==> flow/design.v <==
module booth2Encoder(
  input  [3:0] input_multiplier,
  output [1:0] output_X2,
  output [1:0] output_inv,
  output [1:0] output_set0
);
  wire [4:0] multiplier2 = {input_multiplier,1'h0};  
  wire [2:0] bits_0 = multiplier2[2:0];  
  wire [2:0] bits_1 = multiplier2[4:2];  
  wire  X2Bools_0 = ~(bits_0[0] ^ bits_0[1]);  
  wire  invBools_0 = bits_0[2];  
  wire [2:0] _set0Bools_0_T_1 = ~bits_0;  
  wire  set0Bools_0 = &bits_0 | &_set0Bools_0_T_1;  
  wire  X2Bools_1 = ~(bits_1[0] ^ bits_1[1]);  
  wire  invBools_1 = bits_1[2];  
  wire [2:0] _set0Bools_1_T_1 = ~bits_1;  
  wire  set0Bools_1 = &bits_1 | &_set0Bools_1_T_1;  
  assign output_X2 = {X2Bools_1,X2Bools_0};  
  assign output_inv = {invBools_1,invBools_0};  
  assign output_set0 = {set0Bools_1,set0Bools_0};  
endmodule
module ppGenerator(
  input        clock,
  input        reset,
  input  [3:0] inputData_multiplicand,
  input  [1:0] inputCtrl_X2,
  input  [1:0] inputCtrl_inv,
  input  [1:0] inputCtrl_Set0,
  output [7:0] outputData_pp_out_0,
  output [7:0] outputData_pp_out_1,
  output [7:0] outputData_sig_out
);
  reg [7:0] pp_0;  
  reg [7:0] pp_1;  
  reg [7:0] sign_com;  
  wire [4:0] _pp_X2_0_T_1 = {inputData_multiplicand,1'h0};  
  wire [4:0] _pp_X2_0_T_3 = {inputData_multiplicand[3],inputData_multiplicand};  
  wire [4:0] pp_X2_0 = inputCtrl_X2[0] ? _pp_X2_0_T_1 : _pp_X2_0_T_3;  
  wire [4:0] pp_set_0 = inputCtrl_Set0[0] ? 5'h0 : pp_X2_0;  
  wire [4:0] _pp_inv_0_T_1 = ~pp_set_0;  
  wire [4:0] pp_inv_0 = inputCtrl_inv[0] ? _pp_inv_0_T_1 : pp_set_0;  
  wire  E_inv_0 = inputCtrl_Set0[0] ? inputCtrl_inv[0] : inputCtrl_inv[0] ^ inputData_multiplicand[3];  
  wire  E_0 = ~E_inv_0;  
  wire [7:0] pp_temp_0 = {E_0,E_inv_0,E_inv_0,pp_inv_0};  
  wire [4:0] pp_X2_1 = inputCtrl_X2[1] ? _pp_X2_0_T_1 : _pp_X2_0_T_3;  
  wire [4:0] pp_set_1 = inputCtrl_Set0[1] ? 5'h0 : pp_X2_1;  
  wire [4:0] _pp_inv_1_T_1 = ~pp_set_1;  
  wire [4:0] pp_inv_1 = inputCtrl_inv[1] ? _pp_inv_1_T_1 : pp_set_1;  
  wire  E_inv_1 = inputCtrl_Set0[1] ? inputCtrl_inv[1] : inputCtrl_inv[1] ^ inputData_multiplicand[3];  
  wire  E_1 = ~E_inv_1;  
  wire [7:0] pp_temp_1 = {2'h1,E_1,pp_inv_1};  
  wire [7:0] _pp_1_T_2 = {pp_temp_1[5:0],1'h0,inputCtrl_inv[0]};  
  wire [3:0] _sign_com_T_1 = {1'h0,inputCtrl_inv[1],2'h0};  
  assign outputData_pp_out_0 = pp_0;  
  assign outputData_pp_out_1 = pp_1;  
  assign outputData_sig_out = sign_com;  
  always @(posedge clock) begin
    if (reset) begin  
      pp_0 <= 8'h0;  
    end else begin
      pp_0 <= pp_temp_0;  
    end
    if (reset) begin  
      pp_1 <= 8'h0;  
    end else begin
      pp_1 <= _pp_1_T_2;  
    end
    if (reset) begin  
      sign_com <= 8'h0;  
    end else begin
      sign_com <= {{4'd0}, _sign_com_T_1};  
    end
  end
endmodule
module RCA(
  input  [7:0] input_a_in,
  input  [7:0] input_b_in,
  output [7:0] output_S
);
  wire  g_comb_0 = input_a_in[0] & input_b_in[0];  
  wire  p_comb_0 = input_a_in[0] ^ input_b_in[0];  
  wire  g_comb_1 = input_a_in[1] & input_b_in[1];  
  wire  p_comb_1 = input_a_in[1] ^ input_b_in[1];  
  wire  s_comb_1 = p_comb_1 ^ g_comb_0;  
  wire  c_comb_2 = g_comb_0 & p_comb_1 | g_comb_1;  
  wire  g_comb_2 = input_a_in[2] & input_b_in[2];  
  wire  p_comb_2 = input_a_in[2] ^ input_b_in[2];  
  wire  s_comb_2 = p_comb_2 ^ c_comb_2;  
  wire  c_comb_3 = c_comb_2 & p_comb_2 | g_comb_2;  
  wire  g_comb_3 = input_a_in[3] & input_b_in[3];  
  wire  p_comb_3 = input_a_in[3] ^ input_b_in[3];  
  wire  s_comb_3 = p_comb_3 ^ c_comb_3;  
  wire  c_comb_4 = c_comb_3 & p_comb_3 | g_comb_3;  
  wire  g_comb_4 = input_a_in[4] & input_b_in[4];  
  wire  p_comb_4 = input_a_in[4] ^ input_b_in[4];  
  wire  s_comb_4 = p_comb_4 ^ c_comb_4;  
  wire  c_comb_5 = c_comb_4 & p_comb_4 | g_comb_4;  
  wire  g_comb_5 = input_a_in[5] & input_b_in[5];  
  wire  p_comb_5 = input_a_in[5] ^ input_b_in[5];  
  wire  s_comb_5 = p_comb_5 ^ c_comb_5;  
  wire  c_comb_6 = c_comb_5 & p_comb_5 | g_comb_5;  
  wire  g_comb_6 = input_a_in[6] & input_b_in[6];  
  wire  p_comb_6 = input_a_in[6] ^ input_b_in[6];  
  wire  s_comb_6 = p_comb_6 ^ c_comb_6;  
  wire  c_comb_7 = c_comb_6 & p_comb_6 | g_comb_6;  
  wire  p_comb_7 = input_a_in[7] ^ input_b_in[7];  
  wire  s_comb_7 = p_comb_7 ^ c_comb_7;  
  wire [3:0] output_S_lo = {s_comb_3,s_comb_2,s_comb_1,p_comb_0};  
  wire [3:0] output_S_hi = {s_comb_7,s_comb_6,s_comb_5,s_comb_4};  
  assign output_S = {output_S_hi,output_S_lo};  
endmodule
module pp_compressor3_2(
  input  [7:0] input_pp0_in,
  input  [7:0] input_pp1_in,
  input  [7:0] input_pp2_in,
  output [7:0] output_S,
  output [7:0] output_C
);
  wire  g_comb_0 = input_pp0_in[0] & input_pp1_in[0];  
  wire  p_comb_0 = input_pp0_in[0] ^ input_pp1_in[0];  
  wire  s_comb_0 = p_comb_0 ^ input_pp2_in[0];  
  wire  c_comb_0 = input_pp2_in[0] & p_comb_0 | g_comb_0;  
  wire  g_comb_1 = input_pp0_in[1] & input_pp1_in[1];  
  wire  p_comb_1 = input_pp0_in[1] ^ input_pp1_in[1];  
  wire  s_comb_1 = p_comb_1 ^ input_pp2_in[1];  
  wire  c_comb_1 = input_pp2_in[1] & p_comb_1 | g_comb_1;  
  wire  g_comb_2 = input_pp0_in[2] & input_pp1_in[2];  
  wire  p_comb_2 = input_pp0_in[2] ^ input_pp1_in[2];  
  wire  s_comb_2 = p_comb_2 ^ input_pp2_in[2];  
  wire  c_comb_2 = input_pp2_in[2] & p_comb_2 | g_comb_2;  
  wire  g_comb_3 = input_pp0_in[3] & input_pp1_in[3];  
  wire  p_comb_3 = input_pp0_in[3] ^ input_pp1_in[3];  
  wire  s_comb_3 = p_comb_3 ^ input_pp2_in[3];  
  wire  c_comb_3 = input_pp2_in[3] & p_comb_3 | g_comb_3;  
  wire  g_comb_4 = input_pp0_in[4] & input_pp1_in[4];  
  wire  p_comb_4 = input_pp0_in[4] ^ input_pp1_in[4];  
  wire  s_comb_4 = p_comb_4 ^ input_pp2_in[4];  
  wire  c_comb_4 = input_pp2_in[4] & p_comb_4 | g_comb_4;  
  wire  g_comb_5 = input_pp0_in[5] & input_pp1_in[5];  
  wire  p_comb_5 = input_pp0_in[5] ^ input_pp1_in[5];  
  wire  s_comb_5 = p_comb_5 ^ input_pp2_in[5];  
  wire  c_comb_5 = input_pp2_in[5] & p_comb_5 | g_comb_5;  
  wire  g_comb_6 = input_pp0_in[6] & input_pp1_in[6];  
  wire  p_comb_6 = input_pp0_in[6] ^ input_pp1_in[6];  
  wire  s_comb_6 = p_comb_6 ^ input_pp2_in[6];  
  wire  c_comb_6 = input_pp2_in[6] & p_comb_6 | g_comb_6;  
  wire  g_comb_7 = input_pp0_in[7] & input_pp1_in[7];  
  wire  p_comb_7 = input_pp0_in[7] ^ input_pp1_in[7];  
  wire  s_comb_7 = p_comb_7 ^ input_pp2_in[7];  
  wire  c_comb_7 = input_pp2_in[7] & p_comb_7 | g_comb_7;  
  wire [3:0] output_S_lo = {s_comb_3,s_comb_2,s_comb_1,s_comb_0};  
  wire [3:0] output_S_hi = {s_comb_7,s_comb_6,s_comb_5,s_comb_4};  
  wire [7:0] _output_C_T = {c_comb_7,c_comb_6,c_comb_5,c_comb_4,c_comb_3,c_comb_2,c_comb_1,c_comb_0};  
  assign output_S = {output_S_hi,output_S_lo};  
  assign output_C = {_output_C_T[6:0],1'h0};  
endmodule
module wallaceTree(
  input  [7:0] io_data_i_0,
  input  [7:0] io_data_i_1,
  input  [7:0] io_data_i_2,
  output [7:0] io_data_o
);
  wire [7:0] rca_input_a_in;  
  wire [7:0] rca_input_b_in;  
  wire [7:0] rca_output_S;  
  wire [7:0] layer1CSA_0_input_pp0_in;  
  wire [7:0] layer1CSA_0_input_pp1_in;  
  wire [7:0] layer1CSA_0_input_pp2_in;  
  wire [7:0] layer1CSA_0_output_S;  
  wire [7:0] layer1CSA_0_output_C;  
  RCA rca (  
    .input_a_in(rca_input_a_in),
    .input_b_in(rca_input_b_in),
    .output_S(rca_output_S)
  );
  pp_compressor3_2 layer1CSA_0 (  
    .input_pp0_in(layer1CSA_0_input_pp0_in),
    .input_pp1_in(layer1CSA_0_input_pp1_in),
    .input_pp2_in(layer1CSA_0_input_pp2_in),
    .output_S(layer1CSA_0_output_S),
    .output_C(layer1CSA_0_output_C)
  );
  assign io_data_o = rca_output_S;  
  assign rca_input_a_in = layer1CSA_0_output_S;  
  assign rca_input_b_in = layer1CSA_0_output_C;  
  assign layer1CSA_0_input_pp0_in = io_data_i_0;  
  assign layer1CSA_0_input_pp1_in = io_data_i_1;  
  assign layer1CSA_0_input_pp2_in = io_data_i_2;  
endmodule
module Multiplier(
  input        clock,
  input        reset,
  input  [3:0] input_multiplicand,
  input  [3:0] input_multiplier,
  output [7:0] output_product
);
  wire [3:0] booth2_encoder_input_multiplier;  
  wire [1:0] booth2_encoder_output_X2;  
  wire [1:0] booth2_encoder_output_inv;  
  wire [1:0] booth2_encoder_output_set0;  
  wire  pp_generator_clock;  
  wire  pp_generator_reset;  
  wire [3:0] pp_generator_inputData_multiplicand;  
  wire [1:0] pp_generator_inputCtrl_X2;  
  wire [1:0] pp_generator_inputCtrl_inv;  
  wire [1:0] pp_generator_inputCtrl_Set0;  
  wire [7:0] pp_generator_outputData_pp_out_0;  
  wire [7:0] pp_generator_outputData_pp_out_1;  
  wire [7:0] pp_generator_outputData_sig_out;  
  wire [7:0] wallace_tree_io_data_i_0;  
  wire [7:0] wallace_tree_io_data_i_1;  
  wire [7:0] wallace_tree_io_data_i_2;  
  wire [7:0] wallace_tree_io_data_o;  
  booth2Encoder booth2_encoder (  
    .input_multiplier(booth2_encoder_input_multiplier),
    .output_X2(booth2_encoder_output_X2),
    .output_inv(booth2_encoder_output_inv),
    .output_set0(booth2_encoder_output_set0)
  );
  ppGenerator pp_generator (  
    .clock(pp_generator_clock),
    .reset(pp_generator_reset),
    .inputData_multiplicand(pp_generator_inputData_multiplicand),
    .inputCtrl_X2(pp_generator_inputCtrl_X2),
    .inputCtrl_inv(pp_generator_inputCtrl_inv),
    .inputCtrl_Set0(pp_generator_inputCtrl_Set0),
    .outputData_pp_out_0(pp_generator_outputData_pp_out_0),
    .outputData_pp_out_1(pp_generator_outputData_pp_out_1),
    .outputData_sig_out(pp_generator_outputData_sig_out)
  );
  wallaceTree wallace_tree (  
    .io_data_i_0(wallace_tree_io_data_i_0),
    .io_data_i_1(wallace_tree_io_data_i_1),
    .io_data_i_2(wallace_tree_io_data_i_2),
    .io_data_o(wallace_tree_io_data_o)
  );
  assign output_product = wallace_tree_io_data_o;  
  assign booth2_encoder_input_multiplier = input_multiplier;  
  assign pp_generator_clock = clock;
  assign pp_generator_reset = reset;
  assign pp_generator_inputData_multiplicand = input_multiplicand;  
  assign pp_generator_inputCtrl_X2 = booth2_encoder_output_X2;  
  assign pp_generator_inputCtrl_inv = booth2_encoder_output_inv;  
  assign pp_generator_inputCtrl_Set0 = booth2_encoder_output_set0;  
  assign wallace_tree_io_data_i_0 = pp_generator_outputData_pp_out_0;  
  assign wallace_tree_io_data_i_1 = pp_generator_outputData_pp_out_1;  
  assign wallace_tree_io_data_i_2 = pp_generator_outputData_sig_out;  
endmodule
module RCA_1(
  input  [15:0] input_a_in,
  input  [15:0] input_b_in,
  output [15:0] output_S
);
  wire  g_comb_0 = input_a_in[0] & input_b_in[0];  
  wire  p_comb_0 = input_a_in[0] ^ input_b_in[0];  
  wire  g_comb_1 = input_a_in[1] & input_b_in[1];  
  wire  p_comb_1 = input_a_in[1] ^ input_b_in[1];  
  wire  s_comb_1 = p_comb_1 ^ g_comb_0;  
  wire  c_comb_2 = g_comb_0 & p_comb_1 | g_comb_1;  
  wire  g_comb_2 = input_a_in[2] & input_b_in[2];  
  wire  p_comb_2 = input_a_in[2] ^ input_b_in[2];  
  wire  s_comb_2 = p_comb_2 ^ c_comb_2;  
  wire  c_comb_3 = c_comb_2 & p_comb_2 | g_comb_2;  
  wire  g_comb_3 = input_a_in[3] & input_b_in[3];  
  wire  p_comb_3 = input_a_in[3] ^ input_b_in[3];  
  wire  s_comb_3 = p_comb_3 ^ c_comb_3;  
  wire  c_comb_4 = c_comb_3 & p_comb_3 | g_comb_3;  
  wire  g_comb_4 = input_a_in[4] & input_b_in[4];  
  wire  p_comb_4 = input_a_in[4] ^ input_b_in[4];  
  wire  s_comb_4 = p_comb_4 ^ c_comb_4;  
  wire  c_comb_5 = c_comb_4 & p_comb_4 | g_comb_4;  
  wire  g_comb_5 = input_a_in[5] & input_b_in[5];  
  wire  p_comb_5 = input_a_in[5] ^ input_b_in[5];  
  wire  s_comb_5 = p_comb_5 ^ c_comb_5;  
  wire  c_comb_6 = c_comb_5 & p_comb_5 | g_comb_5;  
  wire  g_comb_6 = input_a_in[6] & input_b_in[6];  
  wire  p_comb_6 = input_a_in[6] ^ input_b_in[6];  
  wire  s_comb_6 = p_comb_6 ^ c_comb_6;  
  wire  c_comb_7 = c_comb_6 & p_comb_6 | g_comb_6;  
  wire  g_comb_7 = input_a_in[7] & input_b_in[7];  
  wire  p_comb_7 = input_a_in[7] ^ input_b_in[7];  
  wire  s_comb_7 = p_comb_7 ^ c_comb_7;  
  wire  c_comb_8 = c_comb_7 & p_comb_7 | g_comb_7;  
  wire  g_comb_8 = input_a_in[8] & input_b_in[8];  
  wire  p_comb_8 = input_a_in[8] ^ input_b_in[8];  
  wire  s_comb_8 = p_comb_8 ^ c_comb_8;  
  wire  c_comb_9 = c_comb_8 & p_comb_8 | g_comb_8;  
  wire  g_comb_9 = input_a_in[9] & input_b_in[9];  
  wire  p_comb_9 = input_a_in[9] ^ input_b_in[9];  
  wire  s_comb_9 = p_comb_9 ^ c_comb_9;  
  wire  c_comb_10 = c_comb_9 & p_comb_9 | g_comb_9;  
  wire  g_comb_10 = input_a_in[10] & input_b_in[10];  
  wire  p_comb_10 = input_a_in[10] ^ input_b_in[10];  
  wire  s_comb_10 = p_comb_10 ^ c_comb_10;  
  wire  c_comb_11 = c_comb_10 & p_comb_10 | g_comb_10;  
  wire  g_comb_11 = input_a_in[11] & input_b_in[11];  
  wire  p_comb_11 = input_a_in[11] ^ input_b_in[11];  
  wire  s_comb_11 = p_comb_11 ^ c_comb_11;  
  wire  c_comb_12 = c_comb_11 & p_comb_11 | g_comb_11;  
  wire  g_comb_12 = input_a_in[12] & input_b_in[12];  
  wire  p_comb_12 = input_a_in[12] ^ input_b_in[12];  
  wire  s_comb_12 = p_comb_12 ^ c_comb_12;  
  wire  c_comb_13 = c_comb_12 & p_comb_12 | g_comb_12;  
  wire  g_comb_13 = input_a_in[13] & input_b_in[13];  
  wire  p_comb_13 = input_a_in[13] ^ input_b_in[13];  
  wire  s_comb_13 = p_comb_13 ^ c_comb_13;  
  wire  c_comb_14 = c_comb_13 & p_comb_13 | g_comb_13;  
  wire  g_comb_14 = input_a_in[14] & input_b_in[14];  
  wire  p_comb_14 = input_a_in[14] ^ input_b_in[14];  
  wire  s_comb_14 = p_comb_14 ^ c_comb_14;  
  wire  c_comb_15 = c_comb_14 & p_comb_14 | g_comb_14;  
  wire  p_comb_15 = input_a_in[15] ^ input_b_in[15];  
  wire  s_comb_15 = p_comb_15 ^ c_comb_15;  
  wire [7:0] output_S_lo = {s_comb_7,s_comb_6,s_comb_5,s_comb_4,s_comb_3,s_comb_2,s_comb_1,p_comb_0};  
  wire [7:0] output_S_hi = {s_comb_15,s_comb_14,s_comb_13,s_comb_12,s_comb_11,s_comb_10,s_comb_9,s_comb_8};  
  assign output_S = {output_S_hi,output_S_lo};  
endmodule
module MacUnit(
  input         clock,
  input         reset,
  input  [3:0]  io_in_a,
  input  [3:0]  io_in_b,
  input  [15:0] io_in_c,
  output [15:0] io_out_c
);
  wire  mul_clock;  
  wire  mul_reset;  
  wire [3:0] mul_input_multiplicand;  
  wire [3:0] mul_input_multiplier;  
  wire [7:0] mul_output_product;  
  wire [15:0] rca_input_a_in;  
  wire [15:0] rca_input_b_in;  
  wire [15:0] rca_output_S;  
  wire [7:0] _rca_input_a_in_T_2 = mul_output_product[7] ? 8'hff : 8'h0;  
  Multiplier mul (  
    .clock(mul_clock),
    .reset(mul_reset),
    .input_multiplicand(mul_input_multiplicand),
    .input_multiplier(mul_input_multiplier),
    .output_product(mul_output_product)
  );
  RCA_1 rca (  
    .input_a_in(rca_input_a_in),
    .input_b_in(rca_input_b_in),
    .output_S(rca_output_S)
  );
  assign io_out_c = rca_output_S;  
  assign mul_clock = clock;
  assign mul_reset = reset;
  assign mul_input_multiplicand = io_in_a;  
  assign mul_input_multiplier = io_in_b;  
  assign rca_input_a_in = {_rca_input_a_in_T_2,mul_output_product};  
  assign rca_input_b_in = io_in_c;  
endmodule
module PE(
  input         clock,
  input         reset,
  input         io_in_control_done,
  input  [3:0]  io_in_a,
  input  [3:0]  io_in_b,
  input  [15:0] io_in_c,
  output        io_out_control_done,
  output [3:0]  io_out_a,
  output [3:0]  io_out_b,
  output [15:0] io_out_c
);
  wire  mac_clock;  
  wire  mac_reset;  
  wire [3:0] mac_io_in_a;  
  wire [3:0] mac_io_in_b;  
  wire [15:0] mac_io_in_c;  
  wire [15:0] mac_io_out_c;  
  reg [3:0] a_reg;  
  reg [3:0] b_reg;  
  reg [15:0] c_reg;  
  MacUnit mac (  
    .clock(mac_clock),
    .reset(mac_reset),
    .io_in_a(mac_io_in_a),
    .io_in_b(mac_io_in_b),
    .io_in_c(mac_io_in_c),
    .io_out_c(mac_io_out_c)
  );
  assign io_out_control_done = io_in_control_done;  
  assign io_out_a = a_reg;  
  assign io_out_b = b_reg;  
  assign io_out_c = c_reg;  
  assign mac_clock = clock;
  assign mac_reset = reset;
  assign mac_io_in_a = io_in_a;  
  assign mac_io_in_b = io_in_b;  
  assign mac_io_in_c = c_reg;  
  always @(posedge clock) begin
    if (reset) begin  
      a_reg <= 4'h0;  
    end else begin
      a_reg <= io_in_a;  
    end
    if (reset) begin  
      b_reg <= 4'h0;  
    end else begin
      b_reg <= io_in_b;  
    end
    if (reset) begin  
      c_reg <= 16'h0;  
    end else if (io_in_control_done) begin  
      c_reg <= io_in_c;
    end else begin
      c_reg <= mac_io_out_c;
    end
  end
endmodule
module PE_2(
  input         clock,
  input         reset,
  input         io_in_control_done,
  input  [3:0]  io_in_a,
  input  [3:0]  io_in_b,
  input  [15:0] io_in_c,
  output [3:0]  io_out_a,
  output [15:0] io_out_c
);
  wire  mac_clock;  
  wire  mac_reset;  
  wire [3:0] mac_io_in_a;  
  wire [3:0] mac_io_in_b;  
  wire [15:0] mac_io_in_c;  
  wire [15:0] mac_io_out_c;  
  reg [3:0] a_reg;  
  reg [15:0] c_reg;  
  MacUnit mac (  
    .clock(mac_clock),
    .reset(mac_reset),
    .io_in_a(mac_io_in_a),
    .io_in_b(mac_io_in_b),
    .io_in_c(mac_io_in_c),
    .io_out_c(mac_io_out_c)
  );
  assign io_out_a = a_reg;  
  assign io_out_c = c_reg;  
  assign mac_clock = clock;
  assign mac_reset = reset;
  assign mac_io_in_a = io_in_a;  
  assign mac_io_in_b = io_in_b;  
  assign mac_io_in_c = c_reg;  
  always @(posedge clock) begin
    if (reset) begin  
      a_reg <= 4'h0;  
    end else begin
      a_reg <= io_in_a;  
    end
    if (reset) begin  
      c_reg <= 16'h0;  
    end else if (io_in_control_done) begin  
      c_reg <= io_in_c;
    end else begin
      c_reg <= mac_io_out_c;
    end
  end
endmodule
module SystolicArray(
  input         clock,
  input         reset,
  input         io_in_control_0_done,
  input         io_in_control_1_done,
  input  [3:0]  io_in_a_0,
  input  [3:0]  io_in_a_1,
  input  [3:0]  io_in_b_0,
  input  [3:0]  io_in_b_1,
  input  [15:0] io_in_c_0,
  input  [15:0] io_in_c_1,
  output [15:0] io_out_c_0,
  output [15:0] io_out_c_1
);
  wire  sa_0_0_clock;  
  wire  sa_0_0_reset;  
  wire  sa_0_0_io_in_control_done;  
  wire [3:0] sa_0_0_io_in_a;  
  wire [3:0] sa_0_0_io_in_b;  
  wire [15:0] sa_0_0_io_in_c;  
  wire  sa_0_0_io_out_control_done;  
  wire [3:0] sa_0_0_io_out_a;  
  wire [3:0] sa_0_0_io_out_b;  
  wire [15:0] sa_0_0_io_out_c;  
  wire  sa_0_1_clock;  
  wire  sa_0_1_reset;  
  wire  sa_0_1_io_in_control_done;  
  wire [3:0] sa_0_1_io_in_a;  
  wire [3:0] sa_0_1_io_in_b;  
  wire [15:0] sa_0_1_io_in_c;  
  wire  sa_0_1_io_out_control_done;  
  wire [3:0] sa_0_1_io_out_a;  
  wire [3:0] sa_0_1_io_out_b;  
  wire [15:0] sa_0_1_io_out_c;  
  wire  sa_1_0_clock;  
  wire  sa_1_0_reset;  
  wire  sa_1_0_io_in_control_done;  
  wire [3:0] sa_1_0_io_in_a;  
  wire [3:0] sa_1_0_io_in_b;  
  wire [15:0] sa_1_0_io_in_c;  
  wire [3:0] sa_1_0_io_out_a;  
  wire [15:0] sa_1_0_io_out_c;  
  wire  sa_1_1_clock;  
  wire  sa_1_1_reset;  
  wire  sa_1_1_io_in_control_done;  
  wire [3:0] sa_1_1_io_in_a;  
  wire [3:0] sa_1_1_io_in_b;  
  wire [15:0] sa_1_1_io_in_c;  
  wire [3:0] sa_1_1_io_out_a;  
  wire [15:0] sa_1_1_io_out_c;  
  PE sa_0_0 (  
    .clock(sa_0_0_clock),
    .reset(sa_0_0_reset),
    .io_in_control_done(sa_0_0_io_in_control_done),
    .io_in_a(sa_0_0_io_in_a),
    .io_in_b(sa_0_0_io_in_b),
    .io_in_c(sa_0_0_io_in_c),
    .io_out_control_done(sa_0_0_io_out_control_done),
    .io_out_a(sa_0_0_io_out_a),
    .io_out_b(sa_0_0_io_out_b),
    .io_out_c(sa_0_0_io_out_c)
  );
  PE sa_0_1 (  
    .clock(sa_0_1_clock),
    .reset(sa_0_1_reset),
    .io_in_control_done(sa_0_1_io_in_control_done),
    .io_in_a(sa_0_1_io_in_a),
    .io_in_b(sa_0_1_io_in_b),
    .io_in_c(sa_0_1_io_in_c),
    .io_out_control_done(sa_0_1_io_out_control_done),
    .io_out_a(sa_0_1_io_out_a),
    .io_out_b(sa_0_1_io_out_b),
    .io_out_c(sa_0_1_io_out_c)
  );
  PE_2 sa_1_0 (  
    .clock(sa_1_0_clock),
    .reset(sa_1_0_reset),
    .io_in_control_done(sa_1_0_io_in_control_done),
    .io_in_a(sa_1_0_io_in_a),
    .io_in_b(sa_1_0_io_in_b),
    .io_in_c(sa_1_0_io_in_c),
    .io_out_a(sa_1_0_io_out_a),
    .io_out_c(sa_1_0_io_out_c)
  );
  PE_2 sa_1_1 (  
    .clock(sa_1_1_clock),
    .reset(sa_1_1_reset),
    .io_in_control_done(sa_1_1_io_in_control_done),
    .io_in_a(sa_1_1_io_in_a),
    .io_in_b(sa_1_1_io_in_b),
    .io_in_c(sa_1_1_io_in_c),
    .io_out_a(sa_1_1_io_out_a),
    .io_out_c(sa_1_1_io_out_c)
  );
  assign io_out_c_0 = sa_1_0_io_out_c;  
  assign io_out_c_1 = sa_1_1_io_out_c;  
  assign sa_0_0_clock = clock;
  assign sa_0_0_reset = reset;
  assign sa_0_0_io_in_control_done = io_in_control_0_done;  
  assign sa_0_0_io_in_a = io_in_a_0;  
  assign sa_0_0_io_in_b = io_in_b_0;  
  assign sa_0_0_io_in_c = io_in_c_0;  
  assign sa_0_1_clock = clock;
  assign sa_0_1_reset = reset;
  assign sa_0_1_io_in_control_done = io_in_control_1_done;  
  assign sa_0_1_io_in_a = sa_0_0_io_out_a;  
  assign sa_0_1_io_in_b = io_in_b_1;  
  assign sa_0_1_io_in_c = io_in_c_1;  
  assign sa_1_0_clock = clock;
  assign sa_1_0_reset = reset;
  assign sa_1_0_io_in_control_done = sa_0_0_io_out_control_done;  
  assign sa_1_0_io_in_a = io_in_a_1;  
  assign sa_1_0_io_in_b = sa_0_0_io_out_b;  
  assign sa_1_0_io_in_c = sa_0_0_io_out_c;  
  assign sa_1_1_clock = clock;
  assign sa_1_1_reset = reset;
  assign sa_1_1_io_in_control_done = sa_0_1_io_out_control_done;  
  assign sa_1_1_io_in_a = sa_1_0_io_out_a;  
  assign sa_1_1_io_in_b = sa_0_1_io_out_b;  
  assign sa_1_1_io_in_c = sa_0_1_io_out_c;  
endmodule
module GlobalCounter(
  input   clock,
  input   reset,
  input   io_start,
  output  io_tick
);
  reg [2:0] count;  
  wire  tick = count == 3'h4;  
  reg  enable;  
  wire  _GEN_0 = tick ? 1'h0 : enable;  
  wire  _GEN_1 = io_start | _GEN_0;  
  wire [2:0] _count_T_1 = count + 3'h1;  
  assign io_tick = count == 3'h4;  
  always @(posedge clock) begin
    if (reset) begin  
      count <= 3'h0;  
    end else if (enable) begin  
      if (count != 3'h4) begin  
        count <= _count_T_1;  
      end else begin
        count <= 3'h0;  
      end
    end
    if (reset) begin  
      enable <= 1'h0;  
    end else begin
      enable <= _GEN_1;
    end
  end
endmodule
module GlobalCounter_1(
  input   clock,
  input   reset,
  input   io_start,
  output  io_tick
);
  reg  count;  
  reg  enable;  
  wire  _GEN_0 = count ? 1'h0 : enable;  
  wire  _GEN_1 = io_start | _GEN_0;  
  wire  _GEN_2 = ~count & count + 1'h1;  
  assign io_tick = count;  
  always @(posedge clock) begin
    if (reset) begin  
      count <= 1'h0;  
    end else if (enable) begin  
      count <= _GEN_2;
    end
    if (reset) begin  
      enable <= 1'h0;  
    end else begin
      enable <= _GEN_1;
    end
  end
endmodule
module Controller(
  input   clock,
  input   reset,
  input   io_ctrl_cal_start,
  input   io_ctrl_in_done,
  input   io_ctrl_ibh_full,
  input   io_ctrl_ibv_full,
  input   io_ctrl_ibh_empty,
  input   io_ctrl_ibv_empty,
  input   io_ctrl_pre_valid,
  input   io_ctrl_post_ready,
  input   io_ctrl_ob_empty,
  output  io_ctrl_pre_ready,
  output  io_ctrl_post_valid,
  output  io_ctrl_ib_data_in,
  output  io_ctrl_ib_data_out,
  output  io_ctrl_cal_done,
  output  io_ctrl_ob_ready
);
  wire  cal_gc_clock;  
  wire  cal_gc_reset;  
  wire  cal_gc_io_start;  
  wire  cal_gc_io_tick;  
  wire  out_gc_clock;  
  wire  out_gc_reset;  
  wire  out_gc_io_start;  
  wire  out_gc_io_tick;  
  reg [1:0] state;  
  reg  in_done_r;  
  reg  isIdle;  
  reg  delay_ctrl_ib_data_in;  
  reg  delay_ctrl_ib_data_out;  
  reg  cal_done_r;  
  reg  out_done_r;  
  wire  ctrl_ib_data_in_w = io_ctrl_ibh_empty & io_ctrl_ibv_empty & io_ctrl_pre_valid;  
  wire  _GEN_0 = io_ctrl_ib_data_out ? 1'h0 : in_done_r;  
  wire  _GEN_1 = io_ctrl_in_done | _GEN_0;  
  wire  ctrl_ib_data_out_w = in_done_r & isIdle & io_ctrl_ob_empty;  
  wire  _GEN_2 = cal_gc_io_tick | cal_done_r;  
  wire  _GEN_3 = out_gc_io_tick | out_done_r;  
  wire  _GEN_5 = io_ctrl_cal_start ? 1'h0 : isIdle;  
  wire [1:0] _GEN_7 = io_ctrl_post_ready ? 2'h0 : state;  
  wire  _GEN_8 = io_ctrl_post_ready | isIdle;  
  wire  _GEN_9 = io_ctrl_post_ready ? 1'h0 : _GEN_2;  
  wire  _GEN_10 = io_ctrl_post_ready ? 1'h0 : _GEN_3;  
  wire [1:0] _GEN_11 = out_done_r ? _GEN_7 : state;  
  wire  _GEN_12 = out_done_r ? _GEN_8 : isIdle;  
  wire  _GEN_13 = out_done_r ? _GEN_9 : _GEN_2;  
  wire  _GEN_14 = out_done_r ? _GEN_10 : _GEN_3;  
  wire  _GEN_16 = state == 2'h2 ? _GEN_12 : isIdle;  
  wire  _GEN_20 = state == 2'h1 ? isIdle : _GEN_16;  
  wire  _GEN_24 = state == 2'h0 ? _GEN_5 : _GEN_20;  
  GlobalCounter cal_gc (  
    .clock(cal_gc_clock),
    .reset(cal_gc_reset),
    .io_start(cal_gc_io_start),
    .io_tick(cal_gc_io_tick)
  );
  GlobalCounter_1 out_gc (  
    .clock(out_gc_clock),
    .reset(out_gc_reset),
    .io_start(out_gc_io_start),
    .io_tick(out_gc_io_tick)
  );
  assign io_ctrl_pre_ready = ~io_ctrl_ibh_full & ~io_ctrl_ibv_full;  
  assign io_ctrl_post_valid = ~io_ctrl_ob_empty;  
  assign io_ctrl_ib_data_in = ~delay_ctrl_ib_data_in & ctrl_ib_data_in_w;  
  assign io_ctrl_ib_data_out = ~delay_ctrl_ib_data_out & ctrl_ib_data_out_w;  
  assign io_ctrl_cal_done = cal_done_r;  
  assign io_ctrl_ob_ready = cal_done_r & ~out_done_r;  
  assign cal_gc_clock = clock;
  assign cal_gc_reset = reset;
  assign cal_gc_io_start = io_ctrl_cal_start;  
  assign out_gc_clock = clock;
  assign out_gc_reset = reset;
  assign out_gc_io_start = cal_gc_io_tick;  
  always @(posedge clock) begin
    if (reset) begin  
      state <= 2'h0;  
    end else if (state == 2'h0) begin  
      if (io_ctrl_cal_start) begin  
        state <= 2'h1;  
      end
    end else if (state == 2'h1) begin  
      if (cal_done_r) begin  
        state <= 2'h2;  
      end
    end else if (state == 2'h2) begin  
      state <= _GEN_11;
    end
    if (reset) begin  
      in_done_r <= 1'h0;  
    end else begin
      in_done_r <= _GEN_1;
    end
    isIdle <= reset | _GEN_24;  
    if (reset) begin  
      delay_ctrl_ib_data_in <= 1'h0;  
    end else begin
      delay_ctrl_ib_data_in <= ctrl_ib_data_in_w;  
    end
    if (reset) begin  
      delay_ctrl_ib_data_out <= 1'h0;  
    end else begin
      delay_ctrl_ib_data_out <= ctrl_ib_data_out_w;  
    end
    if (reset) begin  
      cal_done_r <= 1'h0;  
    end else if (state == 2'h0) begin  
      cal_done_r <= _GEN_2;
    end else if (state == 2'h1) begin  
      cal_done_r <= _GEN_2;
    end else if (state == 2'h2) begin  
      cal_done_r <= _GEN_13;
    end else begin
      cal_done_r <= _GEN_2;
    end
    if (reset) begin  
      out_done_r <= 1'h0;  
    end else if (state == 2'h0) begin  
      out_done_r <= _GEN_3;
    end else if (state == 2'h1) begin  
      out_done_r <= _GEN_3;
    end else if (state == 2'h2) begin  
      out_done_r <= _GEN_14;
    end else begin
      out_done_r <= _GEN_3;
    end
  end
endmodule
module SyncFIFO(
  input        clock,
  input        reset,
  input        io_enq,
  input        io_deq,
  input  [3:0] io_enqData,
  output [3:0] io_deqData,
  output       io_full,
  output       io_empty
);
  reg [3:0] mem_0;  
  reg [3:0] mem_1;  
  reg [1:0] readPtr;  
  reg [1:0] writePtr;  
  wire  isEmpty = readPtr == writePtr;  
  wire  _isFull_T_1 = ~writePtr[1];  
  wire [1:0] _isFull_T_3 = {_isFull_T_1,writePtr[0]};  
  wire  isFull = readPtr == _isFull_T_3;  
  wire [1:0] _writePtr_T_1 = writePtr + 2'h1;  
  wire [1:0] _readPtr_T_1 = readPtr + 2'h1;  
  wire [3:0] _GEN_6 = readPtr[0] ? mem_1 : mem_0;  
  assign io_deqData = io_deq & ~isEmpty ? _GEN_6 : 4'h0;  
  assign io_full = readPtr == _isFull_T_3;  
  assign io_empty = readPtr == writePtr;  
  always @(posedge clock) begin
    if (reset) begin  
      mem_0 <= 4'h0;  
    end else if (io_enq & ~isFull) begin  
      if (~writePtr[0]) begin  
        mem_0 <= io_enqData;  
      end
    end
    if (reset) begin  
      mem_1 <= 4'h0;  
    end else if (io_enq & ~isFull) begin  
      if (writePtr[0]) begin  
        mem_1 <= io_enqData;  
      end
    end
    if (reset) begin  
      readPtr <= 2'h0;  
    end else if (io_deq & ~isEmpty) begin  
      readPtr <= _readPtr_T_1;  
    end
    if (reset) begin  
      writePtr <= 2'h0;  
    end else if (io_enq & ~isFull) begin  
      writePtr <= _writePtr_T_1;  
    end
  end
endmodule
module InputBuffer(
  input        clock,
  input        reset,
  input        io_ctrl_data_in,
  input        io_ctrl_data_out,
  input        io_ctrl_data_valid,
  input  [3:0] io_data_in_0,
  input  [3:0] io_data_in_1,
  output [3:0] io_data_out_0,
  output [3:0] io_data_out_1,
  output       io_all_full,
  output       io_all_empty,
  output       io_data_in_done,
  output       io_cal_start
);
  wire  data_queue_0_clock;  
  wire  data_queue_0_reset;  
  wire  data_queue_0_io_enq;  
  wire  data_queue_0_io_deq;  
  wire [3:0] data_queue_0_io_enqData;  
  wire [3:0] data_queue_0_io_deqData;  
  wire  data_queue_0_io_full;  
  wire  data_queue_0_io_empty;  
  wire  data_queue_1_clock;  
  wire  data_queue_1_reset;  
  wire  data_queue_1_io_enq;  
  wire  data_queue_1_io_deq;  
  wire [3:0] data_queue_1_io_enqData;  
  wire [3:0] data_queue_1_io_deqData;  
  wire  data_queue_1_io_full;  
  wire  data_queue_1_io_empty;  
  reg  delay_count_0;  
  reg  delay_count_1;  
  reg [1:0] deq_count_0;  
  reg [1:0] deq_count_1;  
  reg [1:0] state;  
  reg  cal_start_r;  
  wire  _data_queue_0_io_enq_T = state == 2'h0;  
  wire  _data_queue_0_io_enq_T_2 = state == 2'h1;  
  wire  _data_queue_0_io_deq_T_3 = deq_count_0 != 2'h0;  
  wire  _data_queue_1_io_deq_T_3 = deq_count_1 != 2'h0;  
  wire  allFull = data_queue_0_io_full & data_queue_1_io_full;  
  wire  allEmpty = data_queue_0_io_empty & data_queue_1_io_empty;  
  wire [1:0] _state_T = io_ctrl_data_out ? 2'h2 : 2'h0;  
  wire [1:0] _deq_count_0_T_1 = deq_count_0 - 2'h1;  
  wire [1:0] _deq_count_1_T_1 = deq_count_1 - 2'h1;  
  wire  _GEN_10 = delay_count_1 ? delay_count_1 - 1'h1 : delay_count_1;  
  wire  _GEN_12 = _data_queue_0_io_enq_T_2 & allFull;  
  wire  _GEN_17 = _data_queue_0_io_enq_T_2 ? delay_count_1 : _GEN_10;  
  SyncFIFO data_queue_0 (  
    .clock(data_queue_0_clock),
    .reset(data_queue_0_reset),
    .io_enq(data_queue_0_io_enq),
    .io_deq(data_queue_0_io_deq),
    .io_enqData(data_queue_0_io_enqData),
    .io_deqData(data_queue_0_io_deqData),
    .io_full(data_queue_0_io_full),
    .io_empty(data_queue_0_io_empty)
  );
  SyncFIFO data_queue_1 (  
    .clock(data_queue_1_clock),
    .reset(data_queue_1_reset),
    .io_enq(data_queue_1_io_enq),
    .io_deq(data_queue_1_io_deq),
    .io_enqData(data_queue_1_io_enqData),
    .io_deqData(data_queue_1_io_deqData),
    .io_full(data_queue_1_io_full),
    .io_empty(data_queue_1_io_empty)
  );
  assign io_data_out_0 = data_queue_0_io_deqData;  
  assign io_data_out_1 = data_queue_1_io_deqData;  
  assign io_all_full = data_queue_0_io_full & data_queue_1_io_full;  
  assign io_all_empty = data_queue_0_io_empty & data_queue_1_io_empty;  
  assign io_data_in_done = _data_queue_0_io_enq_T ? 1'h0 : _GEN_12;  
  assign io_cal_start = cal_start_r;  
  assign data_queue_0_clock = clock;
  assign data_queue_0_reset = reset;
  assign data_queue_0_io_enq = (state == 2'h0 & io_ctrl_data_in | state == 2'h1) & io_ctrl_data_valid;  
  assign data_queue_0_io_deq = state == 2'h2 & ~delay_count_0 & deq_count_0 != 2'h0;  
  assign data_queue_0_io_enqData = io_data_in_0;  
  assign data_queue_1_clock = clock;
  assign data_queue_1_reset = reset;
  assign data_queue_1_io_enq = (state == 2'h0 & io_ctrl_data_in | state == 2'h1) & io_ctrl_data_valid;  
  assign data_queue_1_io_deq = state == 2'h2 & ~delay_count_1 & deq_count_1 != 2'h0;  
  assign data_queue_1_io_enqData = io_data_in_1;  
  always @(posedge clock) begin
    if (_data_queue_0_io_enq_T) begin  
      delay_count_0 <= 1'h0;  
    end else if (!(_data_queue_0_io_enq_T_2)) begin  
      if (delay_count_0) begin  
        delay_count_0 <= delay_count_0 - 1'h1;  
      end
    end
    delay_count_1 <= _data_queue_0_io_enq_T | _GEN_17;  
    if (_data_queue_0_io_enq_T) begin  
      deq_count_0 <= 2'h2;  
    end else if (!(_data_queue_0_io_enq_T_2)) begin  
      if (!(delay_count_0)) begin  
        if (_data_queue_0_io_deq_T_3) begin  
          deq_count_0 <= _deq_count_0_T_1;  
        end
      end
    end
    if (_data_queue_0_io_enq_T) begin  
      deq_count_1 <= 2'h2;  
    end else if (!(_data_queue_0_io_enq_T_2)) begin  
      if (!(delay_count_1)) begin  
        if (_data_queue_1_io_deq_T_3) begin  
          deq_count_1 <= _deq_count_1_T_1;  
        end
      end
    end
    if (reset) begin  
      state <= 2'h0;  
    end else if (_data_queue_0_io_enq_T) begin  
      if (io_ctrl_data_in) begin  
        state <= 2'h1;  
      end else if (io_ctrl_data_out) begin  
        state <= 2'h2;  
      end
    end else if (_data_queue_0_io_enq_T_2) begin  
      if (allFull) begin  
        state <= _state_T;  
      end
    end else if (allEmpty) begin  
      state <= 2'h0;  
    end
    if (reset) begin  
      cal_start_r <= 1'h0;  
    end else begin
      cal_start_r <= io_ctrl_data_out;  
    end
  end
endmodule
module SyncFIFO_4(
  input         clock,
  input         reset,
  input         io_enq,
  input         io_deq,
  input  [15:0] io_enqData,
  output [15:0] io_deqData,
  output        io_empty
);
  reg [15:0] mem_0;  
  reg [15:0] mem_1;  
  reg [1:0] readPtr;  
  reg [1:0] writePtr;  
  wire  isEmpty = readPtr == writePtr;  
  wire  _isFull_T_1 = ~writePtr[1];  
  wire [1:0] _isFull_T_3 = {_isFull_T_1,writePtr[0]};  
  wire  isFull = readPtr == _isFull_T_3;  
  wire [1:0] _writePtr_T_1 = writePtr + 2'h1;  
  wire [1:0] _readPtr_T_1 = readPtr + 2'h1;  
  wire [15:0] _GEN_6 = readPtr[0] ? mem_1 : mem_0;  
  assign io_deqData = io_deq & ~isEmpty ? _GEN_6 : 16'h0;  
  assign io_empty = readPtr == writePtr;  
  always @(posedge clock) begin
    if (reset) begin  
      mem_0 <= 16'h0;  
    end else if (io_enq & ~isFull) begin  
      if (~writePtr[0]) begin  
        mem_0 <= io_enqData;  
      end
    end
    if (reset) begin  
      mem_1 <= 16'h0;  
    end else if (io_enq & ~isFull) begin  
      if (writePtr[0]) begin  
        mem_1 <= io_enqData;  
      end
    end
    if (reset) begin  
      readPtr <= 2'h0;  
    end else if (io_deq & ~isEmpty) begin  
      readPtr <= _readPtr_T_1;  
    end
    if (reset) begin  
      writePtr <= 2'h0;  
    end else if (io_enq & ~isFull) begin  
      writePtr <= _writePtr_T_1;  
    end
  end
endmodule
module OutputBuffer(
  input         clock,
  input         reset,
  input         io_ctrl_valid,
  input         io_ctrl_ready,
  input         io_ctrl_ob_ready,
  input  [15:0] io_data_in_0,
  input  [15:0] io_data_in_1,
  output [15:0] io_data_out_0,
  output [15:0] io_data_out_1,
  output        io_all_empty
);
  wire  data_queue_0_clock;  
  wire  data_queue_0_reset;  
  wire  data_queue_0_io_enq;  
  wire  data_queue_0_io_deq;  
  wire [15:0] data_queue_0_io_enqData;  
  wire [15:0] data_queue_0_io_deqData;  
  wire  data_queue_0_io_empty;  
  wire  data_queue_1_clock;  
  wire  data_queue_1_reset;  
  wire  data_queue_1_io_enq;  
  wire  data_queue_1_io_deq;  
  wire [15:0] data_queue_1_io_enqData;  
  wire [15:0] data_queue_1_io_deqData;  
  wire  data_queue_1_io_empty;  
  SyncFIFO_4 data_queue_0 (  
    .clock(data_queue_0_clock),
    .reset(data_queue_0_reset),
    .io_enq(data_queue_0_io_enq),
    .io_deq(data_queue_0_io_deq),
    .io_enqData(data_queue_0_io_enqData),
    .io_deqData(data_queue_0_io_deqData),
    .io_empty(data_queue_0_io_empty)
  );
  SyncFIFO_4 data_queue_1 (  
    .clock(data_queue_1_clock),
    .reset(data_queue_1_reset),
    .io_enq(data_queue_1_io_enq),
    .io_deq(data_queue_1_io_deq),
    .io_enqData(data_queue_1_io_enqData),
    .io_deqData(data_queue_1_io_deqData),
    .io_empty(data_queue_1_io_empty)
  );
  assign io_data_out_0 = data_queue_0_io_deqData;  
  assign io_data_out_1 = data_queue_1_io_deqData;  
  assign io_all_empty = data_queue_0_io_empty & data_queue_1_io_empty;  
  assign data_queue_0_clock = clock;
  assign data_queue_0_reset = reset;
  assign data_queue_0_io_enq = io_ctrl_ob_ready;  
  assign data_queue_0_io_deq = io_ctrl_valid & io_ctrl_ready;  
  assign data_queue_0_io_enqData = io_data_in_0;  
  assign data_queue_1_clock = clock;
  assign data_queue_1_reset = reset;
  assign data_queue_1_io_enq = io_ctrl_ob_ready;  
  assign data_queue_1_io_deq = io_ctrl_valid & io_ctrl_ready;  
  assign data_queue_1_io_enqData = io_data_in_1;  
endmodule
module top(
  input         clock,
  input         reset,
  input         io_in_valid,
  input         io_in_ready,
  input  [3:0]  io_in_a_0,
  input  [3:0]  io_in_a_1,
  input  [3:0]  io_in_b_0,
  input  [3:0]  io_in_b_1,
  input  [15:0] io_in_c_0,
  input  [15:0] io_in_c_1,
  output        io_out_valid,
  output        io_out_ready,
  output [15:0] io_out_c_0,
  output [15:0] io_out_c_1
);
  wire  sa_clock;  
  wire  sa_reset;  
  wire  sa_io_in_control_0_done;  
  wire  sa_io_in_control_1_done;  
  wire [3:0] sa_io_in_a_0;  
  wire [3:0] sa_io_in_a_1;  
  wire [3:0] sa_io_in_b_0;  
  wire [3:0] sa_io_in_b_1;  
  wire [15:0] sa_io_in_c_0;  
  wire [15:0] sa_io_in_c_1;  
  wire [15:0] sa_io_out_c_0;  
  wire [15:0] sa_io_out_c_1;  
  wire  controller_clock;  
  wire  controller_reset;  
  wire  controller_io_ctrl_cal_start;  
  wire  controller_io_ctrl_in_done;  
  wire  controller_io_ctrl_ibh_full;  
  wire  controller_io_ctrl_ibv_full;  
  wire  controller_io_ctrl_ibh_empty;  
  wire  controller_io_ctrl_ibv_empty;  
  wire  controller_io_ctrl_pre_valid;  
  wire  controller_io_ctrl_post_ready;  
  wire  controller_io_ctrl_ob_empty;  
  wire  controller_io_ctrl_pre_ready;  
  wire  controller_io_ctrl_post_valid;  
  wire  controller_io_ctrl_ib_data_in;  
  wire  controller_io_ctrl_ib_data_out;  
  wire  controller_io_ctrl_cal_done;  
  wire  controller_io_ctrl_ob_ready;  
  wire  inBuffer_h_clock;  
  wire  inBuffer_h_reset;  
  wire  inBuffer_h_io_ctrl_data_in;  
  wire  inBuffer_h_io_ctrl_data_out;  
  wire  inBuffer_h_io_ctrl_data_valid;  
  wire [3:0] inBuffer_h_io_data_in_0;  
  wire [3:0] inBuffer_h_io_data_in_1;  
  wire [3:0] inBuffer_h_io_data_out_0;  
  wire [3:0] inBuffer_h_io_data_out_1;  
  wire  inBuffer_h_io_all_full;  
  wire  inBuffer_h_io_all_empty;  
  wire  inBuffer_h_io_data_in_done;  
  wire  inBuffer_h_io_cal_start;  
  wire  inBuffer_v_clock;  
  wire  inBuffer_v_reset;  
  wire  inBuffer_v_io_ctrl_data_in;  
  wire  inBuffer_v_io_ctrl_data_out;  
  wire  inBuffer_v_io_ctrl_data_valid;  
  wire [3:0] inBuffer_v_io_data_in_0;  
  wire [3:0] inBuffer_v_io_data_in_1;  
  wire [3:0] inBuffer_v_io_data_out_0;  
  wire [3:0] inBuffer_v_io_data_out_1;  
  wire  inBuffer_v_io_all_full;  
  wire  inBuffer_v_io_all_empty;  
  wire  inBuffer_v_io_data_in_done;  
  wire  inBuffer_v_io_cal_start;  
  wire  outBuffer_clock;  
  wire  outBuffer_reset;  
  wire  outBuffer_io_ctrl_valid;  
  wire  outBuffer_io_ctrl_ready;  
  wire  outBuffer_io_ctrl_ob_ready;  
  wire [15:0] outBuffer_io_data_in_0;  
  wire [15:0] outBuffer_io_data_in_1;  
  wire [15:0] outBuffer_io_data_out_0;  
  wire [15:0] outBuffer_io_data_out_1;  
  wire  outBuffer_io_all_empty;  
  SystolicArray sa (  
    .clock(sa_clock),
    .reset(sa_reset),
    .io_in_control_0_done(sa_io_in_control_0_done),
    .io_in_control_1_done(sa_io_in_control_1_done),
    .io_in_a_0(sa_io_in_a_0),
    .io_in_a_1(sa_io_in_a_1),
    .io_in_b_0(sa_io_in_b_0),
    .io_in_b_1(sa_io_in_b_1),
    .io_in_c_0(sa_io_in_c_0),
    .io_in_c_1(sa_io_in_c_1),
    .io_out_c_0(sa_io_out_c_0),
    .io_out_c_1(sa_io_out_c_1)
  );
  Controller controller (  
    .clock(controller_clock),
    .reset(controller_reset),
    .io_ctrl_cal_start(controller_io_ctrl_cal_start),
    .io_ctrl_in_done(controller_io_ctrl_in_done),
    .io_ctrl_ibh_full(controller_io_ctrl_ibh_full),
    .io_ctrl_ibv_full(controller_io_ctrl_ibv_full),
    .io_ctrl_ibh_empty(controller_io_ctrl_ibh_empty),
    .io_ctrl_ibv_empty(controller_io_ctrl_ibv_empty),
    .io_ctrl_pre_valid(controller_io_ctrl_pre_valid),
    .io_ctrl_post_ready(controller_io_ctrl_post_ready),
    .io_ctrl_ob_empty(controller_io_ctrl_ob_empty),
    .io_ctrl_pre_ready(controller_io_ctrl_pre_ready),
    .io_ctrl_post_valid(controller_io_ctrl_post_valid),
    .io_ctrl_ib_data_in(controller_io_ctrl_ib_data_in),
    .io_ctrl_ib_data_out(controller_io_ctrl_ib_data_out),
    .io_ctrl_cal_done(controller_io_ctrl_cal_done),
    .io_ctrl_ob_ready(controller_io_ctrl_ob_ready)
  );
  InputBuffer inBuffer_h (  
    .clock(inBuffer_h_clock),
    .reset(inBuffer_h_reset),
    .io_ctrl_data_in(inBuffer_h_io_ctrl_data_in),
    .io_ctrl_data_out(inBuffer_h_io_ctrl_data_out),
    .io_ctrl_data_valid(inBuffer_h_io_ctrl_data_valid),
    .io_data_in_0(inBuffer_h_io_data_in_0),
    .io_data_in_1(inBuffer_h_io_data_in_1),
    .io_data_out_0(inBuffer_h_io_data_out_0),
    .io_data_out_1(inBuffer_h_io_data_out_1),
    .io_all_full(inBuffer_h_io_all_full),
    .io_all_empty(inBuffer_h_io_all_empty),
    .io_data_in_done(inBuffer_h_io_data_in_done),
    .io_cal_start(inBuffer_h_io_cal_start)
  );
  InputBuffer inBuffer_v (  
    .clock(inBuffer_v_clock),
    .reset(inBuffer_v_reset),
    .io_ctrl_data_in(inBuffer_v_io_ctrl_data_in),
    .io_ctrl_data_out(inBuffer_v_io_ctrl_data_out),
    .io_ctrl_data_valid(inBuffer_v_io_ctrl_data_valid),
    .io_data_in_0(inBuffer_v_io_data_in_0),
    .io_data_in_1(inBuffer_v_io_data_in_1),
    .io_data_out_0(inBuffer_v_io_data_out_0),
    .io_data_out_1(inBuffer_v_io_data_out_1),
    .io_all_full(inBuffer_v_io_all_full),
    .io_all_empty(inBuffer_v_io_all_empty),
    .io_data_in_done(inBuffer_v_io_data_in_done),
    .io_cal_start(inBuffer_v_io_cal_start)
  );
  OutputBuffer outBuffer (  
    .clock(outBuffer_clock),
    .reset(outBuffer_reset),
    .io_ctrl_valid(outBuffer_io_ctrl_valid),
    .io_ctrl_ready(outBuffer_io_ctrl_ready),
    .io_ctrl_ob_ready(outBuffer_io_ctrl_ob_ready),
    .io_data_in_0(outBuffer_io_data_in_0),
    .io_data_in_1(outBuffer_io_data_in_1),
    .io_data_out_0(outBuffer_io_data_out_0),
    .io_data_out_1(outBuffer_io_data_out_1),
    .io_all_empty(outBuffer_io_all_empty)
  );
  assign io_out_valid = controller_io_ctrl_post_valid;  
  assign io_out_ready = controller_io_ctrl_pre_ready;  
  assign io_out_c_0 = outBuffer_io_data_out_0;  
  assign io_out_c_1 = outBuffer_io_data_out_1;  
  assign sa_clock = clock;
  assign sa_reset = reset;
  assign sa_io_in_control_0_done = controller_io_ctrl_cal_done;  
  assign sa_io_in_control_1_done = controller_io_ctrl_cal_done;  
  assign sa_io_in_a_0 = inBuffer_h_io_data_out_0;  
  assign sa_io_in_a_1 = inBuffer_h_io_data_out_1;  
  assign sa_io_in_b_0 = inBuffer_v_io_data_out_0;  
  assign sa_io_in_b_1 = inBuffer_v_io_data_out_1;  
  assign sa_io_in_c_0 = io_in_c_0;  
  assign sa_io_in_c_1 = io_in_c_1;  
  assign controller_clock = clock;
  assign controller_reset = reset;
  assign controller_io_ctrl_cal_start = inBuffer_h_io_cal_start & inBuffer_v_io_cal_start;  
  assign controller_io_ctrl_in_done = inBuffer_h_io_data_in_done & inBuffer_v_io_data_in_done;  
  assign controller_io_ctrl_ibh_full = inBuffer_h_io_all_full;  
  assign controller_io_ctrl_ibv_full = inBuffer_v_io_all_full;  
  assign controller_io_ctrl_ibh_empty = inBuffer_h_io_all_empty;  
  assign controller_io_ctrl_ibv_empty = inBuffer_v_io_all_empty;  
  assign controller_io_ctrl_pre_valid = io_in_valid;  
  assign controller_io_ctrl_post_ready = io_in_ready;  
  assign controller_io_ctrl_ob_empty = outBuffer_io_all_empty;  
  assign inBuffer_h_clock = clock;
  assign inBuffer_h_reset = reset;
  assign inBuffer_h_io_ctrl_data_in = controller_io_ctrl_ib_data_in;  
  assign inBuffer_h_io_ctrl_data_out = controller_io_ctrl_ib_data_out;  
  assign inBuffer_h_io_ctrl_data_valid = io_in_valid;  
  assign inBuffer_h_io_data_in_0 = io_in_a_0;  
  assign inBuffer_h_io_data_in_1 = io_in_a_1;  
  assign inBuffer_v_clock = clock;
  assign inBuffer_v_reset = reset;
  assign inBuffer_v_io_ctrl_data_in = controller_io_ctrl_ib_data_in;  
  assign inBuffer_v_io_ctrl_data_out = controller_io_ctrl_ib_data_out;  
  assign inBuffer_v_io_ctrl_data_valid = io_in_valid;  
  assign inBuffer_v_io_data_in_0 = io_in_b_0;  
  assign inBuffer_v_io_data_in_1 = io_in_b_1;  
  assign outBuffer_clock = clock;
  assign outBuffer_reset = reset;
  assign outBuffer_io_ctrl_valid = controller_io_ctrl_post_valid;  
  assign outBuffer_io_ctrl_ready = controller_io_ctrl_post_ready;  
  assign outBuffer_io_ctrl_ob_ready = controller_io_ctrl_ob_ready;  
  assign outBuffer_io_data_in_0 = sa_io_out_c_0;  
  assign outBuffer_io_data_in_1 = sa_io_out_c_1;  
endmodule
module axis_matmul2x2(
    input                       clk             ,
    input                       rst             ,
    input                       s_axis_tvalid   ,
    input     [31 : 0]          s_axis_tdata    ,
    input                       s_axis_tlast    ,
    output                      s_axis_tready   ,
    output                      m_axis_tvalid   ,
    output    [31 : 0]          m_axis_tdata    ,
    output                      m_axis_tlast    ,
    input                       m_axis_tready   
);
    wire [3:0]  io_in_a_0;
    wire [3:0]  io_in_a_1;
    wire [3:0]  io_in_b_0;
    wire [3:0]  io_in_b_1;
    wire [15:0] io_out_c_0;
    wire [15:0] io_out_c_1;
    assign io_in_a_0 = s_axis_tdata[00+:4];
    assign io_in_a_1 = s_axis_tdata[08+:4];
    assign io_in_b_0 = s_axis_tdata[16+:4];
    assign io_in_b_1 = s_axis_tdata[24+:4];
    assign m_axis_tdata = {io_out_c_1,io_out_c_0};
    assign m_axis_tlast = m_axis_tvalid;
    top u_top(
        .clock        (clk              ),
        .reset        (rst              ),
        .io_in_valid  (s_axis_tvalid    ),
        .io_out_ready (s_axis_tready    ),
        .io_in_a_0    (io_in_a_0        ),
        .io_in_a_1    (io_in_a_1        ),
        .io_in_b_0    (io_in_b_0        ),
        .io_in_b_1    (io_in_b_1        ),
        .io_in_c_0    (16'b0            ),
        .io_in_c_1    (16'b0            ),
        .io_out_valid (m_axis_tvalid    ),
        .io_in_ready  (m_axis_tready    ),
        .io_out_c_0   (io_out_c_0       ),
        .io_out_c_1   (io_out_c_1       )
    );
endmodule
## From RTL to reports: axis_matmul2x2

Tool output for the design above, in the order of the flow.
Line numbers count from 1 in the design file above.
The mark -- stands for no value.

| inputs | value |
|---|---|
| top module | axis_matmul2x2 |
| clock input | clk |
| standard-cell library | sky130hd |
| corner | tt_025C_1v80 |

## Word-level counts

Source: Yosys, flattened and elaborated, memories not mapped. Widths are those after wreduce. Registers that Yosys merges into a memory's read port (data or address) are not register bits. Print and check cells do not count.

| word-level totals | value |
|---|---|
| output and inout port bits | 35 |
| register bits | 327 |
| word-level cells | 951 |

| cells by class | value |
|---|---|
| reduce/logical cells | 44 |
| muxes and demuxes | 95 |
| eq/ne operators | 26 |
| add/subtract/negate cells | 22 |
| bitwise operators | 690 |

## Logic depth

Depth = most cells in a row (Yosys ltp): at word level without a register or memory, in the mapped netlist without a sequential cell, where the memories' decode and read muxes count.

| depth | value |
|---|---|
| depth after elaboration | 35 |
| ABC_AREA | 0 |
| mapped depth | 24 |
| gate-level depth less buffers | 24 |

## After synthesis

Yosys stat after the flow's synthesis: flattened, memories mapped to cells. It holds for the ABC_AREA given above (unset counts as 0); a run with the other value may have another netlist.

| mapped netlist | value |
|---|---|
| cell area after synthesis | 13962.1 um^2 |
| flip-flop cells | 288 |
| sequential area | 5765.5 um^2 |
| cells in the netlist | 1448 |

Cells by type:

| cell type | number | area in all (um^2) |
|---|---|---|
| sky130_fd_sc_hd__dfxtp_1 | 288 | 5765.53 |
| sky130_fd_sc_hd__fa_1 | 76 | 1.52E+03 |
| sky130_fd_sc_hd__mux2i_1 | 149 | 1491.43 |
| sky130_fd_sc_hd__nor2_1 | 269 | 1.01E+03 |
| sky130_fd_sc_hd__ha_1 | 46 | 575.552 |

Other cell types: 55; their cells: 620.
The figures by module come from a second, unflattened synthesis with its own total; it is not the netlist above.

| unflattened totals | value |
|---|---|
| cell total of the unflattened synthesis | 1688 |
| area (unflattened synthesis) | 17205.3 um^2 |

Each row is one instance without its submodules.

By module:

| module | instances | seq. area (um^2) | cells | area (um^2) |
|---|---|---|---|---|
| SyncFIFO_4 | 2 | 720.7 | 160 | 1584.0 |
| SyncFIFO | 4 | 240.2 | 85 | 705.7 |
| ppGenerator | 4 | 300.3 | 65 | 655.6 |

Modules not listed: 17.

## Timing after synthesis

Source: OpenSTA report_checks on the synthesized netlist (no wires, ideal clock, input and output delay 20% of the period each), path of least setup slack; recovery checks are left aside. Register names are those of the netlist, which keeps one name where synthesis merged equal registers.

| path post-synthesis | value |
|---|---|
| path kind | register to register |
| start point | reg u_top.sa.sa_1_1.mac.mul.pp_generator.pp_0[0] |
| end point | reg u_top.sa.sa_1_1.c_reg[15] |
| library setup time | 128 ps |
| slack | 656 ps |
| driving pins on the path | 22 |
| period | 7500 ps |
| arrival | 6717 ps |
| delay of the path | 6845 ps |
| buffers on the path | 0 |
| synthesis period reached | 6844 ps |

"delay of the path" is the arrival time less input delay plus setup time.
"driving pins on the path" counts driving pins, that of a launching flip-flop among them; a cell with two outputs on the path counts twice.
"synthesis period reached" is the clock period less the worst setup slack; recovery checks do not enter. This is arithmetic on one report: input and output delays are still those of the set period (20% each).
Between the ends stands the longest chain of elaborated cells between them, by number of cells; it is not shown to be the way that was timed. Of several equally long chains one is given.
Each line given opens the expression or statement behind the cell; cells for indexed reads and writes are added by Yosys, which also makes memories of some case tables.
A register here has more assigning lines than the two given.

| on the way, post-synthesis | value |
|---|---|
| length of the longest elaborated chain | 35 |
| elaborated cells on any way between the ends | 84 |
| classes of those cells | mux: 2; logic: 82 |

RTL lines, path post-synthesis:

| element | line | text |
|---|---|---|
| start, declared | 33 | `reg [7:0] pp_0;` |
| start, assigned | 59 | `pp_0 <= 8'h0;` |
| start, assigned | 61 | `pp_0 <= pp_temp_0;` |
| 1-bit XOR | 120 | `wire  p_comb_0 = input_pp0_in[0] ^ input_pp1_in[0];` |
| 1-bit bitwise AND | 122 | `wire  c_comb_0 = input_pp2_in[0] & p_comb_0 \| g_comb_0;` |
| [... 32 more ...] | -- |  |
| 16-bit 2-to-1 mux | 454 | `end else if (io_in_control_done) begin` |
| end, assigned | 455 | `c_reg <= io_in_c;` |
| end, assigned | 457 | `c_reg <= mac_io_out_c;` |
| end, declared | 430 | `reg [15:0] c_reg;` |

## Worst path after layout

From the final timing report of run 1: the path of least setup slack in the routed layout; clock arrival at registers is part of the times.
The report prints the path's times to 10 ps; the period is as set.

| path post-layout | value |
|---|---|
| path kind | register to register |
| start point | reg u_top.sa.sa_1_0.mac.mul.pp_generator.sign_com[2] |
| end point | reg u_top.sa.sa_1_0.c_reg[15] |
| period | 5070 ps |
| slack | -1390 ps |
| library setup time | 140 ps |
| driving pins on the path | 21 |
| buffers on the path | 0 |
| arrival | 6890 ps |

Between the ends stands the longest chain of elaborated cells between them, by number of cells; it is not shown to be the way that was timed. Of several equally long chains one is given.
A register here has more assigning lines than the two given.

| on the way, post-layout | value |
|---|---|
| length of the longest elaborated chain | 32 |
| elaborated cells on any way between the ends | 79 |
| classes of those cells | mux: 2; logic: 77 |

RTL lines, path post-layout:

| element | line | text |
|---|---|---|
| start, declared | 35 | `reg [7:0] sign_com;` |
| start, assigned | 69 | `sign_com <= 8'h0;` |
| start, assigned | 71 | `sign_com <= {{4'd0}, _sign_com_T_1};` |
| 1-bit XOR | 129 | `wire  s_comb_2 = p_comb_2 ^ input_pp2_in[2];` |
| 1-bit XOR | 87 | `wire  p_comb_2 = input_a_in[2] ^ input_b_in[2];` |
| [... 29 more ...] | -- |  |
| 16-bit 2-to-1 mux | 454 | `end else if (io_in_control_done) begin` |
| end, assigned | 455 | `c_reg <= io_in_c;` |
| end, assigned | 457 | `c_reg <= mac_io_out_c;` |
| end, declared | 430 | `reg [15:0] c_reg;` |

Memo
Re: implementation data of axis_matmul2x2

axis_matmul2x2 through Yosys and OpenROAD on sky130hd: 4 stored runs, unordered, with their settings and measured results. The constraints put input and output delay at 20% of the set period each and load the outputs with 0.01 pF.
"reached clock period": clock period set for the run, less the worst setup slack. It is reckoned from that one timing run; input and output delays stay at 20% of the period that was set.
"time of the worst setup path" means the part of the period allowed to the worst setup path (the constraints hold back 20% at inputs and 20% at outputs) less its slack; where the path has registers, the arrival times of their clocks count too.
By "overall power" is meant OpenSTA's value without simulated activity: inputs other than the clock are taken to toggle once in ten clock periods, and the tool carries that through the logic.
"time of the worst setup path" is given in steps of 10 ps.
Settings: - = not set for that run.
Results: - = not shown.

| name | run 1 | run 2 | run 3 | run 4 |
|---|---|---|---|---|
| CAP_MARGIN | 30 | 20 | 20 | 20 |
| CELL_PAD_IN_SITES_GLOBAL_PLACEMENT | 0 | 0 | 3 | 3 |
| CORE_UTILIZATION | 27 | 52 | 52 | 42 |
| CTS_CLUSTER_DIAMETER | 340 | 22 | 57 | - |
| GPL_ROUTABILITY_DRIVEN | 1 | - | - | 0 |
| MAX_ROUTING_LAYER | met4 | - | - | - |
| MIN_ROUTING_LAYER | met2 | met2 | - | met2 |
| PLACE_DENSITY | 0.64 | 0.47 | - | - |
| SLEW_MARGIN | 30 | 10 | 10 | 40 |
| TNS_END_PERCENT | 90 | - | - | 85 |
| period_ns | 5.07 | 10.0 | 6.48 | 6.81 |
| CORE_MARGIN | 2 | 5 | 7 | 10 |
| ABC_AREA | - | 0 | 0 | 1 |
| CELL_PAD_IN_SITES_DETAIL_PLACEMENT | - | 2 | - | 0 |
| CORE_ASPECT_RATIO | - | 1.29 | 1.29 | - |
| CTS_CLUSTER_SIZE | - | 22 | 35 | - |
| HOLD_SLACK_MARGIN | - | 0.07 | 0.07 | - |
| SETUP_SLACK_MARGIN | - | - | -0.44 | - |
| GPL_TIMING_DRIVEN | - | - | - | 1 |
| synthesized cell area (um^2) | 13962.1 | - | - | 13633.1 |
| overall die area (um^2) | 53546.0 | - | - | 40066.0 |
| standard-cell area after layout (um^2) | 16841.2 | - | - | 15965.3 |
| final design utilization (%) | 32.9 | - | - | 50.2 |
| setup slack of the worst path (ps) | -1390 | - | - | 176 |
| overall power (W) | 0.00635 | - | - | 0.004577 |
| reached clock period (ps) | 6460 | - | - | 6634 |
| time of the worst setup path (ps) | 6460 | - | - | 6630 |
| type of the worst setup path | register to register | - | - | register to register |

Run 2: stopped before the end: clock tree synthesis reported DPL-0033
Run 3: stopped before the end: placement reported GPL-0301
